==> flow/design.v <==
module clock(clk, reset, ballclk, plateclk, timeclk, refreshclk, dotmatrixclk,goalclk);
input clk;
input reset;
output ballclk, plateclk, timeclk, refreshclk, dotmatrixclk,goalclk;
reg ballclk, plateclk, timeclk, refreshclk, dotmatrixclk,goalclk;
reg [31:0]count1, count2, count3, count4, count5,count6;
always@(posedge clk)
begin
  if(!reset)
  begin
    count1 <= 32'd0; count2 <= 32'd0; count3 <= 32'd0;
    count4 <= 32'd0; count5 <= 32'd0; count6 <= 32'd0;
    timeclk <= 0; ballclk <= 0; plateclk <= 0;
    refreshclk <= 0; dotmatrixclk <= 0; goalclk <= 0;
  end
  else
  begin
   if(count1 == 32'd1000)
   begin
      count1 <= 32'd0;
      timeclk <= 1;
   end
   else
   begin
      count1 <= count1 + 32'd1;
		timeclk <= 0;
	end
	if(count2 == 32'd250)
   begin
      count2 <= 32'd0;
      ballclk <= 1;
   end
   else
   begin
      count2 <= count2 + 32'd1;
		ballclk <= 0;
	end
	if(count3 == 32'd500)
   begin
      count3 <= 32'd0;
      plateclk <= 1;
   end
   else
   begin
      count3 <= count3 + 32'd1;
		plateclk <= 0;
	end
	if(count4 == 32'd25)
   begin
      count4 <= 32'd0;
      refreshclk <= 1;
   end
   else
   begin
      count4 <= count4 + 32'd1;
		refreshclk <= 0;
	end
	if(count5 == 32'd4)
   begin
      count5 <= 32'd0;
      dotmatrixclk <= 1;
   end
   else
   begin
      count5 <= count5 + 32'd1;
		dotmatrixclk <= 0;
	end
	if(count6 == 32'd4000)
   begin
      count6 <= 32'd0;
      goalclk <= 1;
   end
   else
   begin
      count6 <= count6 + 32'd1;
		goalclk <= 0;
	end
  end
end
endmodule 
module plate(reset,clk,en,sw1,sw2,sw3,sw4,nextleftpos,nextrightpos);
input reset,clk,en, sw1, sw2, sw3, sw4;
output [7:0]nextleftpos, nextrightpos;  
reg [7:0]nextleftpos, nextrightpos;
always@(posedge clk)	
begin
	if(!reset)
		nextleftpos <=8'b00111000;
	else if(en)
	begin
		if(sw2)  
		begin
			if(sw1)	 
			begin
				if(nextleftpos == 8'b11100000) 
					nextleftpos <= nextleftpos;
				else 
					nextleftpos <= nextleftpos<<1;	
			end
			else	 
			begin
				if(nextleftpos == 8'b00000111)
					nextleftpos <= nextleftpos;
				else 
					nextleftpos <= nextleftpos>>1;
			end
		end
		else	 
			nextleftpos <= nextleftpos;
	end
end
always@(posedge clk)
begin
	if(!reset)
		nextrightpos<=8'b00111000;
	else if(en)
	begin
		if(sw4)	 
		begin
			if(sw3)	 
			begin	
				if(nextrightpos == 8'b11100000) 
					nextrightpos <= nextrightpos;
				else 
					nextrightpos <= nextrightpos<<1; 
			end
			else	 
			begin
				if(nextrightpos == 8'b00000111)
					nextrightpos <= nextrightpos;
				else 
					nextrightpos <= nextrightpos>>1;
			end
		end
		else	 
		begin
			nextrightpos <= nextrightpos;
		end	
	end
end
endmodule
module sevendisplay	(lscore,rscore,timecount,
							 out1,out2,out3,out4,out5,out6
							 );
input [6:0]lscore,rscore,timecount;  
output  [6:0] out1,out2,out3,out4,out5,out6;  
reg
[3:0]decimal_lscore,digit_lscore,  
decimal_rscore,digit_rscore,  
decimal_timecount,digit_timecount;  
reg
[6:0] out1,out2,out3,out4,out5,out6;
always@(*)	
begin
		decimal_lscore = lscore/10;  
		case(decimal_lscore)
			1:out1=7'b1111001;
			2:out1=7'b0100100;
			3:out1=7'b0110000;
			4:out1=7'b0011001;
			5:out1=7'b0010010;
			6:out1=7'b0000010;
			7:out1=7'b1111000;
			8:out1=7'b0000000;
			9:out1=7'b0010000;
			default:out1=7'b1000000;
		endcase
		digit_lscore = lscore%10;  
		case(digit_lscore)
			1:out2=7'b1111001;
			2:out2=7'b0100100;
			3:out2=7'b0110000;
			4:out2=7'b0011001;
			5:out2=7'b0010010;
			6:out2=7'b0000010;
			7:out2=7'b1111000;
			8:out2=7'b0000000;
			9:out2=7'b0010000;
			default:out2=7'b1000000;
		endcase
end
always@(*)	
begin
		decimal_rscore = rscore/10;
		case(decimal_rscore)
			1:out3=7'b1111001;
			2:out3=7'b0100100;
			3:out3=7'b0110000;
			4:out3=7'b0011001;
			5:out3=7'b0010010;
			6:out3=7'b0000010;
			7:out3=7'b1111000;
			8:out3=7'b0000000;
			9:out3=7'b0010000;
			default:out3=7'b1000000;
		endcase
		digit_rscore = rscore%10;
		case(digit_rscore)
			1:out4=7'b1111001;
			2:out4=7'b0100100;
			3:out4=7'b0110000;
			4:out4=7'b0011001;
			5:out4=7'b0010010;
			6:out4=7'b0000010;
			7:out4=7'b1111000;
			8:out4=7'b0000000;
			9:out4=7'b0010000;
			default:out4=7'b1000000;
		endcase
end
always@(*)	
begin	
		decimal_timecount = timecount/10;
		case(decimal_timecount)
			1:out5=7'b1111001;
			2:out5=7'b0100100;
			3:out5=7'b0110000;
			4:out5=7'b0011001;
			5:out5=7'b0010010;
			6:out5=7'b0000010;
			7:out5=7'b1111000;
			8:out5=7'b0000000;
			9:out5=7'b0010000;
			default:out5=7'b1000000;
		endcase
		digit_timecount = timecount%10;
		case(digit_timecount)
			1:out6=7'b1111001;
			2:out6=7'b0100100;
			3:out6=7'b0110000;
			4:out6=7'b0011001;
			5:out6=7'b0010010;
			6:out6=7'b0000010;
			7:out6=7'b1111000;
			8:out6=7'b0000000;
			9:out6=7'b0010000;
			default:out6=7'b1000000;
		endcase
end
endmodule
module dotmatrix(clk,reset,en,gamestate,dot_row,dot0_col,dot1_col,
                      my_plate,enemy_plate,x,y, 
                      rscore,lscore);
    input clk;
    input reset, en;
    input [1:0]gamestate;
    input [3:0]x;
    input [2:0]y;
    input [7:0]my_plate;
    input [7:0]enemy_plate;
    input [6:0]rscore,lscore;
    output [7:0]dot_row;
    output [7:0]dot0_col,dot1_col;
    reg [7:0]dot_row;
    reg [7:0]dot0_col;
    reg [7:0]dot1_col;
    reg [3:0] step;
	 reg [15:0] dot_col;
    always@(posedge clk)
    if(!reset)
    begin
			step = 4'd0;
			dot_row = 8'b11111111;
			{dot0_col,dot1_col} = 16'd0;
			dot_col = 16'd0;
    end
    else if(en)
    begin
			if (step == 4'd0) 
				step = 4'd15;
			else 
				step = step - 4'd1;
			dot_row = 8'b11111111;
			{dot0_col,dot1_col} = dot_col;
			dot_col = 16'b00000000_00000000;
			case(gamestate)
				0: 
				begin
					dot_col[step] = 1;
					case (step)
						15:dot_row=8'b11111111;
						14:dot_row=8'b00011111;
						13:dot_row=8'b10111111;
						12:dot_row=8'b00011111;
						11:dot_row=8'b11111000;
						10:dot_row=8'b11111010;
						9: dot_row=8'b11111000;
						8: dot_row=8'b00011111;
						7: dot_row=8'b01011111;
						6: dot_row=8'b01011111;
						5: dot_row=8'b11111000;
						4: dot_row=8'b11111101;
						3: dot_row=8'b11111010;
						2: dot_row=8'b01111111;
						1: dot_row=8'b10011111;
						0: dot_row=8'b01111111;
					endcase	
				end
            1: 
            begin
					dot_col[step] = 1;
					case(x)
						1:
						case (step)
							14:dot_row= ~enemy_plate;
							15:dot_row= ~my_plate;
							13:dot_row= ~(8'b00000001<<y);
							12:dot_row=8'b11111111;
							11:dot_row=8'b11111111;
							10:dot_row=8'b11111111;
							9: dot_row=8'b11111111;
							8: dot_row=8'b11111111;
							7: dot_row=8'b11111111;
							6: dot_row=8'b11111111;
							5: dot_row=8'b11111111;
							4: dot_row=8'b11111111;
							3: dot_row=8'b11111111;
							2: dot_row=8'b11111111;
							1: dot_row=8'b11111111;
							0: dot_row=8'b11111111;
						endcase	
						2:
						case (step)
							14:dot_row= ~enemy_plate;
							15:dot_row= ~my_plate;
							13:dot_row=8'b11111111;
							12:dot_row= ~(8'b00000001<<y);
							11:dot_row=8'b11111111;
							10:dot_row=8'b11111111;
							9: dot_row=8'b11111111;
							8: dot_row=8'b11111111;
							7: dot_row=8'b11111111;
							6: dot_row=8'b11111111;
							5: dot_row=8'b11111111;
							4: dot_row=8'b11111111;
							3: dot_row=8'b11111111;
							2: dot_row=8'b11111111;
							1: dot_row=8'b11111111;
							0: dot_row=8'b11111111;
						endcase	
						3:
						case (step)
							14:dot_row= ~enemy_plate;
							15:dot_row= ~my_plate;
							13:dot_row=8'b11111111;
							12:dot_row=8'b11111111; 
							11:dot_row=~(8'b00000001<<y);
							10:dot_row=8'b11111111;
							9: dot_row=8'b11111111;
							8: dot_row=8'b11111111;
							7: dot_row=8'b11111111;
							6: dot_row=8'b11111111;
							5: dot_row=8'b11111111;
							4: dot_row=8'b11111111;
							3: dot_row=8'b11111111;
							2: dot_row=8'b11111111;
							1: dot_row=8'b11111111;
							0: dot_row=8'b11111111;
						endcase
						4:
						case (step)
							14:dot_row= ~enemy_plate;
							15:dot_row= ~my_plate;
							13:dot_row=8'b11111111;
							12:dot_row=8'b11111111; 
							11:dot_row=8'b11111111; 
							10:dot_row=~(8'b00000001<<y);
							9: dot_row=8'b11111111;
							8: dot_row=8'b11111111;
							7: dot_row=8'b11111111;
							6: dot_row=8'b11111111;
							5: dot_row=8'b11111111;
							4: dot_row=8'b11111111;
							3: dot_row=8'b11111111;
							2: dot_row=8'b11111111;
							1: dot_row=8'b11111111;
							0: dot_row=8'b11111111;
						endcase	
						5:
						case (step)
							14:dot_row= ~enemy_plate;
							15:dot_row= ~my_plate;
							13:dot_row=8'b11111111;
							12:dot_row=8'b11111111; 
							11:dot_row=8'b11111111; 
							10:dot_row=8'b11111111;
							9: dot_row=~(8'b00000001<<y);
							8: dot_row=8'b11111111;
							7: dot_row=8'b11111111;
							6: dot_row=8'b11111111;
							5: dot_row=8'b11111111;
							4: dot_row=8'b11111111;
							3: dot_row=8'b11111111;
							2: dot_row=8'b11111111;
							1: dot_row=8'b11111111;
							0: dot_row=8'b11111111;
						endcase	
						6:
						case (step)
							14:dot_row= ~enemy_plate;
							15:dot_row= ~my_plate;
							13:dot_row=8'b11111111;
							12:dot_row=8'b11111111; 
							11:dot_row=8'b11111111; 
							10:dot_row=8'b11111111;
							9: dot_row=8'b11111111;
							8: dot_row=~(8'b00000001<<y);
							7: dot_row=8'b11111111;
							6: dot_row=8'b11111111;
							5: dot_row=8'b11111111;
							4: dot_row=8'b11111111;
							3: dot_row=8'b11111111;
							2: dot_row=8'b11111111;
							1: dot_row=8'b11111111;
							0: dot_row=8'b11111111;	
						endcase	
						7:
						case (step)
							14:dot_row= ~enemy_plate;
							15:dot_row= ~my_plate;
							13:dot_row=8'b11111111;
							12:dot_row=8'b11111111; 
							11:dot_row=8'b11111111; 
							10:dot_row=8'b11111111;
							9: dot_row=8'b11111111;
							8: dot_row=8'b11111111;
							7: dot_row=~(8'b00000001<<y);
							6: dot_row=8'b11111111;
							5: dot_row=8'b11111111;
							4: dot_row=8'b11111111;
							3: dot_row=8'b11111111;
							2: dot_row=8'b11111111;
							1: dot_row=8'b11111111;
							0: dot_row=8'b11111111;
						endcase	
						8:
						case (step)
							14:dot_row= ~enemy_plate;
							15:dot_row= ~my_plate;
							13:dot_row=8'b11111111;
							12:dot_row=8'b11111111; 
							11:dot_row=8'b11111111; 
							10:dot_row=8'b11111111;
							9: dot_row=8'b11111111;
							8: dot_row=8'b11111111;
							7: dot_row=8'b11111111;
							6: dot_row=~(8'b00000001<<y);
							5: dot_row=8'b11111111;
							4: dot_row=8'b11111111;
							3: dot_row=8'b11111111;
							2: dot_row=8'b11111111;
							1: dot_row=8'b11111111;
							0: dot_row=8'b11111111;
						endcase	
						9:
						case (step)
							14:dot_row= ~enemy_plate;
							15:dot_row= ~my_plate;
							13:dot_row=8'b11111111;
							12:dot_row=8'b11111111; 
							11:dot_row=8'b11111111; 
							10:dot_row=8'b11111111;
							9: dot_row=8'b11111111;
							8: dot_row=8'b11111111;
							7: dot_row=8'b11111111;
							6: dot_row=8'b11111111;
							5: dot_row=~(8'b00000001<<y);
							4: dot_row=8'b11111111;
							3: dot_row=8'b11111111;
							2: dot_row=8'b11111111;
							1: dot_row=8'b11111111;
							0: dot_row=8'b11111111;
						endcase	
						10:
						case (step)
							14:dot_row= ~enemy_plate;
							15:dot_row= ~my_plate;
							13:dot_row=8'b11111111;
							12:dot_row=8'b11111111; 
							11:dot_row=8'b11111111; 
							10:dot_row=8'b11111111;
							9: dot_row=8'b11111111;
							8: dot_row=8'b11111111;
							7: dot_row=8'b11111111;
							6: dot_row=8'b11111111;
							5: dot_row=8'b11111111;
							4: dot_row=~(8'b00000001<<y);
							3: dot_row=8'b11111111;
							2: dot_row=8'b11111111;
							1: dot_row=8'b11111111;
							0: dot_row=8'b11111111;
						endcase	
						11:
						case (step)
							14:dot_row= ~enemy_plate;
							15:dot_row= ~my_plate;
							13:dot_row=8'b11111111;
							12:dot_row=8'b11111111; 
							11:dot_row=8'b11111111; 
							10:dot_row=8'b11111111;
							9: dot_row=8'b11111111;
							8: dot_row=8'b11111111;
							7: dot_row=8'b11111111;
							6: dot_row=8'b11111111;
							5: dot_row=8'b11111111;
							4: dot_row=8'b11111111;
							3: dot_row=~(8'b00000001<<y);
							2: dot_row=8'b11111111;
							1: dot_row=8'b11111111;
							0: dot_row=8'b11111111;
						endcase	
						12:
						case (step)
							14:dot_row= ~enemy_plate;
							15:dot_row= ~my_plate;
							13:dot_row=8'b11111111;
							12:dot_row=8'b11111111; 
							11:dot_row=8'b11111111; 
							10:dot_row=8'b11111111;
							9: dot_row=8'b11111111;
							8: dot_row=8'b11111111;
							7: dot_row=8'b11111111;
							6: dot_row=8'b11111111;
							5: dot_row=8'b11111111;
							4: dot_row=8'b11111111;
							3: dot_row=8'b11111111;
							2: dot_row=~(8'b00000001<<y);
							1: dot_row=8'b11111111;
							0: dot_row=8'b11111111;
						endcase	
						13:
						case (step)
							14:dot_row= ~enemy_plate;
							15:dot_row= ~my_plate;
							13:dot_row=8'b11111111;
							12:dot_row=8'b11111111; 
							11:dot_row=8'b11111111; 
							10:dot_row=8'b11111111;
							9: dot_row=8'b11111111;
							8: dot_row=8'b11111111;
							7: dot_row=8'b11111111;
							6: dot_row=8'b11111111;
							5: dot_row=8'b11111111;
							4: dot_row=8'b11111111;
							3: dot_row=8'b11111111;
							2: dot_row=8'b11111111;
							1: dot_row=~(8'b00000001<<y);
							0: dot_row=8'b11111111;
						endcase	
						14:
						case (step)
							14:dot_row= ~enemy_plate;
							15:dot_row= ~my_plate;
							13:dot_row=8'b11111111;
							12:dot_row=8'b11111111; 
							11:dot_row=8'b11111111; 
							10:dot_row=8'b11111111;
							9: dot_row=8'b11111111;
							8: dot_row=8'b11111111;
							7: dot_row=8'b11111111;
							6: dot_row=8'b11111111;
							5: dot_row=8'b11111111;
							4: dot_row=8'b11111111;
							3: dot_row=8'b11111111;
							2: dot_row=8'b11111111;
							1: dot_row=8'b11111111;
							0: dot_row=~(8'b00000001<<y);
						endcase	
					endcase      
            end 
            2:
            begin
               if(rscore == lscore)
					begin
						dot_col[step] = 1;
						case (step)
							15:dot_row=8'b11111111;
							14:dot_row=8'b11111111;
							13:dot_row=8'b10000001;
							12:dot_row=8'b10111110;
							11:dot_row=8'b10111110;
							10:dot_row=8'b11011101;
							9: dot_row=8'b11100011;
							8: dot_row=8'b11111111;
							7: dot_row=8'b11111111;
							6: dot_row=8'b11111111;
							5: dot_row=8'b10000001;
							4: dot_row=8'b10111110;
							3: dot_row=8'b10111110;
							2: dot_row=8'b11011101;
							1: dot_row=8'b11100011;
							0: dot_row=8'b11111111;
						endcase	
					end
               else if(rscore > lscore) 
               begin
						dot_col[step] = 1;
						case (step)
							15:dot_row=8'b11111111;
							14:dot_row=8'b11111111;
							13:dot_row=8'b11111111;
							12:dot_row=8'b11111111;
							11:dot_row=8'b11111111;
							10:dot_row=8'b11111111;
							9: dot_row=8'b11111111;
							8: dot_row=8'b11111111;
							7: dot_row=8'b11111111;
							6: dot_row=8'b10001111;
							5: dot_row=8'b11100011;
							4: dot_row=8'b11111001;
							3: dot_row=8'b11000111;
							2: dot_row=8'b11111001;
							1: dot_row=8'b11100011;
							0: dot_row=8'b10001111;
						endcase	
					end               
               else
					begin
						dot_col[step] = 1;
						case (step)
							15:dot_row=8'b11111111;
							14:dot_row=8'b10001111;
							13:dot_row=8'b11100011;
							12:dot_row=8'b11111001;
							11:dot_row=8'b11000111;
							10:dot_row=8'b11111001;
							9: dot_row=8'b11100011;
							8: dot_row=8'b10001111;
							7: dot_row=8'b11111111;
							6: dot_row=8'b11111111;
							5: dot_row=8'b11111111;
							4: dot_row=8'b11111111;
							3: dot_row=8'b11111111;
							2: dot_row=8'b11111111;
							1: dot_row=8'b11111111;
							0: dot_row=8'b11111111;
						endcase	
					end	
            end
        endcase 
   end      
endmodule 
module Final_Project(reset,sw1,sw2,sw3,sw4,FPGA_clk,dot_row,dot0_col,dot1_col,
							out1, out2, out3, out4, out5, out6);
input FPGA_clk;	 
input reset, sw1, sw2, sw3, sw4; 
output [7:0]dot_row, dot0_col, dot1_col;
output [6:0]out1, out2, out3, out4, out5, out6;
reg [3:0]x;	 
reg move_x;	 
reg [1:0]move_y;	 
reg [2:0]y;	 
reg [1:0]gamestate;	 
reg [6:0]timecount;  
reg [6:0]lscore, rscore;
reg [3:0]x_q;
reg [2:0]y_q;
reg [1:0]gamestate_q;
reg [6:0]lscore_q, rscore_q;
wire [7:0]my_plate, enemy_plate; 
wire ballclk;
wire plateclk;
wire timeclk;
wire refreshclk;	
wire dotmatrixclk;
wire goalclk;
wire [7:0]dot_row, dot0_col, dot1_col;
wire [6:0]out1, out2, out3, out4, out5, out6;
dotmatrix DOT(.clk(FPGA_clk), .reset(reset), .en(dotmatrixclk), .gamestate(gamestate_q), .dot_row(dot_row), 
				  .dot0_col(dot0_col), .dot1_col(dot1_col), .my_plate(my_plate),
				  .rscore(rscore_q), .lscore(lscore_q),
				  .enemy_plate(enemy_plate), .x(x_q), .y(y_q));
plate PLA (.reset(reset), .clk(FPGA_clk), .en(plateclk), .sw1(sw1), .sw2(sw2), .sw3(sw3), .sw4(sw4), 
			  .nextleftpos(my_plate), .nextrightpos(enemy_plate));
sevendisplay SEV(.lscore(lscore), .rscore(rscore), .timecount(timecount),
					  .out1(out1), .out2(out2), .out3(out3), .out4(out4),
					  .out5(out5), .out6(out6));
clock CLK(.clk(FPGA_clk), .reset(reset), .ballclk(ballclk), .plateclk(plateclk),
			 .timeclk(timeclk), .refreshclk(refreshclk), .dotmatrixclk(dotmatrixclk),.goalclk(goalclk));	
	always@(posedge FPGA_clk) 	 
	begin						 
		if(!reset)				 
		begin
			timecount = 7'd5;
			move_x = 1'b1;
			move_y = 2'd2;
			x = 4'd14;
			y = 3'd3;
			lscore = 0;
			rscore = 0;
			gamestate = 2'd0;
		end
		else						 
		begin					 
			if(gamestate == 2'd0)	
			begin
				if(timeclk)
				begin
					if(timecount == 7'd0)
					begin
						timecount = 7'd99; 
						gamestate = 2'd1;
					end
					else
					begin
						if(timeclk)
						begin	
							timecount = timecount - 7'd1;
						end
						else
							timecount = timecount;
					end	
				end
				else
				begin
					timecount = timecount;
				end
			end
			else if(gamestate == 2'd1)	
			begin	
				if(timeclk)
				begin
					if(timecount == 7'd0)
							gamestate = 2'd2;
					else
					begin
							timecount = timecount - 7'd1;
					end
				end
				if(ballclk)
				begin	
					case(move_x)			 
					0:
					begin
						if(x == 4'd14)
						begin
							move_x = 1'd1;
							if((my_plate >> y) == 3'd7) 
							begin
								move_y = 2'd1;
								if(y == 3'd0)
									move_y = 2'd3;	
							end
							else if((my_plate >> y) == 3'd3)
								move_y = 2'd2;
							else if((my_plate >> y) == 3'd1)
							begin
								move_y = 2'd3;
								if(y == 3'd7)
									move_y = 2'd1;
							end
							else
							begin
								lscore = lscore + 7'd1;
								gamestate = 2'd3; 
							end	
						end									
						else
							move_x = 1'd0;
						x = x + 4'd1;
						end
					1:							 
					begin
						if(x == 4'd1)
						begin
							move_x = 1'd0;
							if((enemy_plate >> y) == 3'd7)
							begin
								move_y = 2'd1;
								if(y == 3'd0)
									move_y = 2'd3;	
							end
							else if((enemy_plate >> y) == 3'd3)
								move_y = 2'd2;
							else if((enemy_plate >> y) == 3'd1)
							begin
								move_y = 2'd3;
								if(y == 3'd7)
									move_y = 2'd1;
							end
							else
							begin
								rscore = rscore + 7'd1;
								gamestate = 2'd3; 
							end
						end
						else
							move_x = 1'd1;
						x = x - 4'd1;
					end
					endcase	
					if(move_y == 2'd1)			 
					begin
						if(y == 3'd0)
							move_y = 2'd3;
						else	
							y = y - 3'd1;
					end	
					else if(move_y == 2'd3)
					begin
						if(y == 3'd7)
							move_y = 2'd1;
						else
							y = y + 3'd1;
					end
					else
						y = y;
				end
				else
				begin
					move_x = move_x;
					move_y = move_y;
					x = x;
					y = y;
				end
			end
			else if (gamestate == 2'd2)
			begin
				rscore = rscore;
				lscore = lscore;
				timecount = timecount;
			end
			else 
			begin
				if(goalclk)
				begin
					move_x = 1'b1;
					move_y = 2'd2;
					x = 4'd14;
					y = 3'd3;
					gamestate = 2'd1;
				end
				else
					gamestate = 2'd3;
			end
		end
		x_q <= x;
		y_q <= y;
		gamestate_q <= gamestate;
		lscore_q <= lscore;
		rscore_q <= rscore;
	end
endmodule 
* Tool chain data of Final_Project
Tool output for the design above, in the order of the flow.
Lines are those of the file above, counted from 1.
Operators: Yosys type, input widths -> output width; for muxes data width and select width s.
Library cell names are shortened.
A cell with - has no value.
- Design top :: Final_Project
- Clock :: FPGA_clk
- Standard-cell library :: sky130hd
- Library corner :: tt_025C_1v80

* Word level
Counts by Yosys on the flattened word-level netlist (proc, flatten, opt, wreduce; memories kept). Register bits leave out memories and registers merged into their read ports (data or address). Print and check cells are left out.
Yosys's memory passes give these memory sizes; they may raise the number of words (mostly to a power of two), join words into wider ones and drop unused or constant bits.
- Add/subtract/negate cells :: 14
- Div/mod/pow operators :: 6
- Order comparisons :: 1
- Equality and inequality tests :: 71
- Shift-type cells :: 4
- Multiplexer cells :: 110
- Bitwise logic cells :: 6
- Reductions and logical operators :: 35
** Operators with widths (number)
- $pmux 8 s4 :: 14
- $div 7x4->32 const B :: 3
- $mod 7x4->32 const B :: 3
- $reduce_or 13->1 :: 14
- $add 32x1->32 const B :: 5
- $pmux 8 s14 :: 1
- $mux 7 :: 16
- $mux 2 :: 39
- $mux 8 :: 8
- $eq 4x4->1 const B :: 15
- $eq 32x10->1 const B :: 1
- $eq 32x12->1 const B :: 1
- $eq 32x3->1 const B :: 1
- $eq 32x8->1 const B :: 1
- $eq 32x9->1 const B :: 1
- $eq 4x3->1 const B :: 8
- $eq 8x3->1 const B :: 4
- $mux 4 :: 7
- $ne 2x2->1 const B :: 13
- $not 8->8 :: 3
- $pmux 8 s3 :: 1
- $mux 3 :: 8
- $shift 1x5->16 const A :: 1
- $eq 4x2->1 const B :: 4
- $eq 8x1->1 const B :: 2
- $eq 8x2->1 const B :: 2
- $shr 8x3->8 :: 2
- $eq 8x8->1 const B :: 2
Other operator kinds: 35; their cells: 67.
- Register bits :: 258
- ROM bits :: 1072
- Memories :: 10
- Input port bits :: 6
- Cells after elaboration :: 282
** Memory list
- (no name shown) :: words 16, bits a word 7, read ports 1, write ports 0, RTL line 576 : case (step)
- (no name shown) :: words 16, bits a word 7, read ports 1, write ports 0, RTL line 214 : case(decimal_timecount)
- (no name shown) :: words 16, bits a word 7, read ports 1, write ports 0, RTL line 227 : case(digit_timecount)
- (no name shown) :: words 16, bits a word 7, read ports 1, write ports 0, RTL line 185
- (no name shown) :: words 16, bits a word 7, read ports 1, write ports 0, RTL line 198
- (no name shown) :: words 16, bits a word 7, read ports 1, write ports 0, RTL line 156
Further memories, not shown: 4.

* Logic depth
Yosys ltp: most cells in a row. Word level: on the elaborated netlist, between registers, memories and ports. Mapped: between sequential cells and ports; inverters and the memories' decode and read muxes count.
- Word-level depth :: 16
- ABC_AREA :: 0
- Mapped depth :: 17
- Depth with buffers taken out :: 15

* Netlist
Source: synth_stat.txt of the flow (Yosys; design flattened, memories mapped). It holds for the ABC_AREA given above (unset counts as 0); a run with the other value may have another netlist.
** Cells by type
- dfxtp_1 :: number 263, total area 5265.05 um^2
- nor2_1 :: number 324, total area 1.22E+03 um^2
- a21oi_1 :: number 233, total area 1.17E+03 um^2
- xor2_1 :: number 110, total area 963.424 um^2
- nand2_1 :: number 225, total area 844.56 um^2
- ha_1 :: number 67, total area 838.304 um^2
- xnor2_1 :: number 63, total area 551.779 um^2
- mux2i_1 :: number 53, total area 530.509 um^2
- nand3_1 :: number 98, total area 490.47 um^2
- o21ai_0 :: number 87, total area 435.418 um^2
- clkbuf_1 :: number 109, total area 409.142 um^2
- and3_1 :: number 50, total area 312.8 um^2
- nand4_1 :: number 46, total area 287.776 um^2
- a211oi_1 :: number 38, total area 285.274 um^2
- nor4_1 :: number 41, total area 256.496 um^2
- nor3_1 :: number 50, total area 250.24 um^2
- inv_1 :: number 65, total area 243.984 um^2
- nor2b_1 :: number 33, total area 206.448 um^2
Other cell types: 85; their cells: 443.
- Cells in the netlist :: 2398
- Mapped area :: 17962.2 um^2
- Sequential part of the area :: 5265.0 um^2
- Mapped flip-flops :: 263
- Buffers :: 145
By module: a second synthesis without flattening, with its own total; a netlist apart from the flattened one above.
- Cell total of the unflattened synthesis :: 2759
- Area (unflattened synthesis) :: 21229.1 um^2
Each row is one instance without its submodules.
** Modules
- clock :: instances 1, cells 1117, area 9382.7 um^2, sequential area 3963.8 um^2
- dotmatrix :: instances 1, cells 772, area 5286.3 um^2, sequential area 880.8 um^2
- Final_Project :: instances 1, cells 358, area 2855.2 um^2, sequential area 720.7 um^2
- sevendisplay :: instances 1, cells 421, area 2810.2 um^2, sequential area 0.0 um^2
- plate :: instances 1, cells 91, area 894.6 um^2, sequential area 320.3 um^2

* Timing after synthesis
Path of least setup slack by OpenSTA after synthesis, without wires, with an ideal clock, recovery checks aside; 20% of the period is set as input and as output delay. Where synthesis merged equal registers, the netlist keeps one of their names.
- Kind :: flip-flop to output port
- From :: reg timecount[5]
- To :: out out6[1]
- Clock period :: 10.0 ns
- Time at the first pin :: 0.000 ns
- Arrival time :: 3.321 ns
- Setup slack :: 4.679 ns
- Path delay :: 3.321 ns
- Driving pins on the path :: 15
- Path buffers :: 1
- Synthesis period reached :: 5.321 ns
"path delay" is the arrival time less input delay plus setup time.
A path that ends at an output port has no setup time.
"driving pins on the path" counts driving pins, that of a launching flip-flop among them; a cell with two outputs on the path counts twice.
"synthesis period reached" = period - worst setup slack (recovery checks aside). The figure is calculated, with input and output delays left at 20% of the set period.
The rows between start and end are the longest chain of elaborated cells between them; the timing report does not say that the signal goes this way. Where chains are equally long, one stands for them.
A line is the first line of the expression or statement that the cell stems from. Yosys adds cells for indexed reads and writes and turns some case tables into memories.
The chain passes a memory read, where the word-level depth is cut; so it can be longer than that depth.
At most two assigning lines are given for a register; there are more.
- Cell sequence :: dfxtp_1 -> buf_2 -> nor2_1 -> inv_2 -> ha_1 -> nand3b_1 -> a22oi_2 -> maj3_1 -> nand2_1 -> o311ai_2 -> xnor2_1 -> ha_1 -> or2_2 -> mux2_2 -> nor3b_1
- Cells in the longest elaborated chain :: 2
- Elaborated cells on any way between the ends :: 2
** Ends and longest elaborated chain, post-synthesis
- start: declaration :: RTL line 654 : reg [6:0]timecount;
- start: assignment :: RTL line 708 : timecount = timecount - 7'd1;
- start: assignment :: RTL line 711 : timecount = timecount;
- $mod 7x4->32 :: RTL line 226 : digit_timecount = timecount%10;
- $mem_v2 16x7 :: RTL line 227 : case(digit_timecount)
- end: declaration :: RTL line 648 : output [6:0]out1, out2, out3, out4, out5, out6;

* Timing after layout
Path of least setup slack in the final report of run A (OpenROAD, finished layout, wires in). Where an end is a register, its clock arrival counts in the times.
- Kind :: flip-flop to output port
- From :: reg (no name shown)
- To :: out out4[6]
- Clock period :: 10.0 ns
- Time at the first pin :: 0.53 ns
- Arrival time :: 5.11 ns
- Setup slack :: 2.89 ns
- Driving pins on the path :: 17
- Path buffers :: 1
The rows between start and end are the longest chain of elaborated cells between them; the timing report does not say that the signal goes this way. Where chains are equally long, one stands for them.
The chain passes a memory read, where the word-level depth is cut; so it can be longer than that depth.
- Cell sequence :: dfxtp_1 -> nor2_1 -> inv_1 -> ha_1 -> nand2b_1 -> o21ai_1 -> o21ai_1 -> a21boi_4 -> o221ai_1 -> a21o_1 -> a21o_1 -> inv_2 -> mux2i_1 -> nor2_1 -> a211oi_1 -> a21oi_1 -> clkdlybuf4s50_1
- Cells in the longest elaborated chain :: 2
- Elaborated cells on any way between the ends :: 2
** Ends and longest elaborated chain, after layout
- start: declaration :: RTL line 655
- start: assignment :: RTL line 783
- start: assignment :: RTL line 819
- $mod 7x4->32 :: RTL line 197
- $mem_v2 16x7 :: RTL line 198
- end: declaration :: RTL line 648 : output [6:0]out1, out2, out3, out4, out5, out6;

FLOW RESULTS
============

Module Final_Project, platform sky130hd: 3 stored runs of the flow (Yosys, OpenROAD) with differing settings, in no particular order. Input and output delays are each 20% of the period that was set; the output load is 0.01 pF.
"reached clock period": clock period set for the run, less the worst setup slack. It is reckoned from that one timing run; input and output delays stay at 20% of the period that was set.
"worst path time" means the part of the period allowed to the worst setup path (the constraints hold back 20% at inputs and 20% at outputs) less its slack; where the path has registers, the arrival times of their clocks count too.
"total power after layout": no workload was simulated; the value follows from the tool's default switching activity.

** Run A
- Settings :: CORE_UTILIZATION=40; period_ns=10.0; CAP_MARGIN=20; CORE_MARGIN=2; SLEW_MARGIN=20
- Cell area after synthesis :: 17962.2 um^2
- Area inside the die boundary :: 46617.1 um^2
- Area of the standard cells in the finished layout :: 20039.2 um^2
- Final design utilization :: 45.2%
- Setup slack of the worst path :: 2.886 ns
- Summed negative setup slack :: 0.000 ns
- Smallest hold slack :: 0.464 ns
- Total power after layout :: 0.002416 W
- Reached clock period :: 7.114 ns
- Worst path time :: 5.11 ns
- Worst setup path kind :: flip-flop to output port

** Run B
- Settings :: CORE_UTILIZATION=42; CTS_CLUSTER_DIAMETER=210; GPL_TIMING_DRIVEN=0; MAX_ROUTING_LAYER=met4; PLACE_DENSITY_LB_ADDON=0.02; TNS_END_PERCENT=80; period_ns=6.01; CAP_MARGIN=20; CORE_MARGIN=2; SLEW_MARGIN=20
- Cell area after synthesis :: 17962.2 um^2
- Area inside the die boundary :: 44436.6 um^2
- Area of the standard cells in the finished layout :: 20509.7 um^2
- Final design utilization :: 48.8%
- Setup slack of the worst path :: 0.293 ns
- Summed negative setup slack :: 0.000 ns
- Smallest hold slack :: 0.463 ns
- Total power after layout :: 0.004057 W
- Reached clock period :: 5.717 ns
- Worst path time :: 4.52 ns
- Worst setup path kind :: flip-flop to output port

** Run C
- Settings :: ABC_AREA=1; CELL_PAD_IN_SITES_GLOBAL_PLACEMENT=3; CORE_UTILIZATION=31; GPL_ROUTABILITY_DRIVEN=1; GPL_TIMING_DRIVEN=1; MAX_ROUTING_LAYER=met4; MIN_ROUTING_LAYER=met1; PLACE_DENSITY=0.51; SLEW_MARGIN=15; TNS_END_PERCENT=70; period_ns=10.0; CAP_MARGIN=20; CORE_MARGIN=2
- Cell area after synthesis :: 19538.7 um^2
- Area inside the die boundary :: 65053.1 um^2
- Area of the standard cells in the finished layout :: 22165.0 um^2
- Final design utilization :: 35.3%
- Setup slack of the worst path :: 3.616 ns
- Summed negative setup slack :: 0.000 ns
- Smallest hold slack :: 0.461 ns
- Total power after layout :: 0.002595 W
- Reached clock period :: 6.384 ns
- Worst path time :: 4.38 ns
- Worst setup path kind :: flip-flop to output port
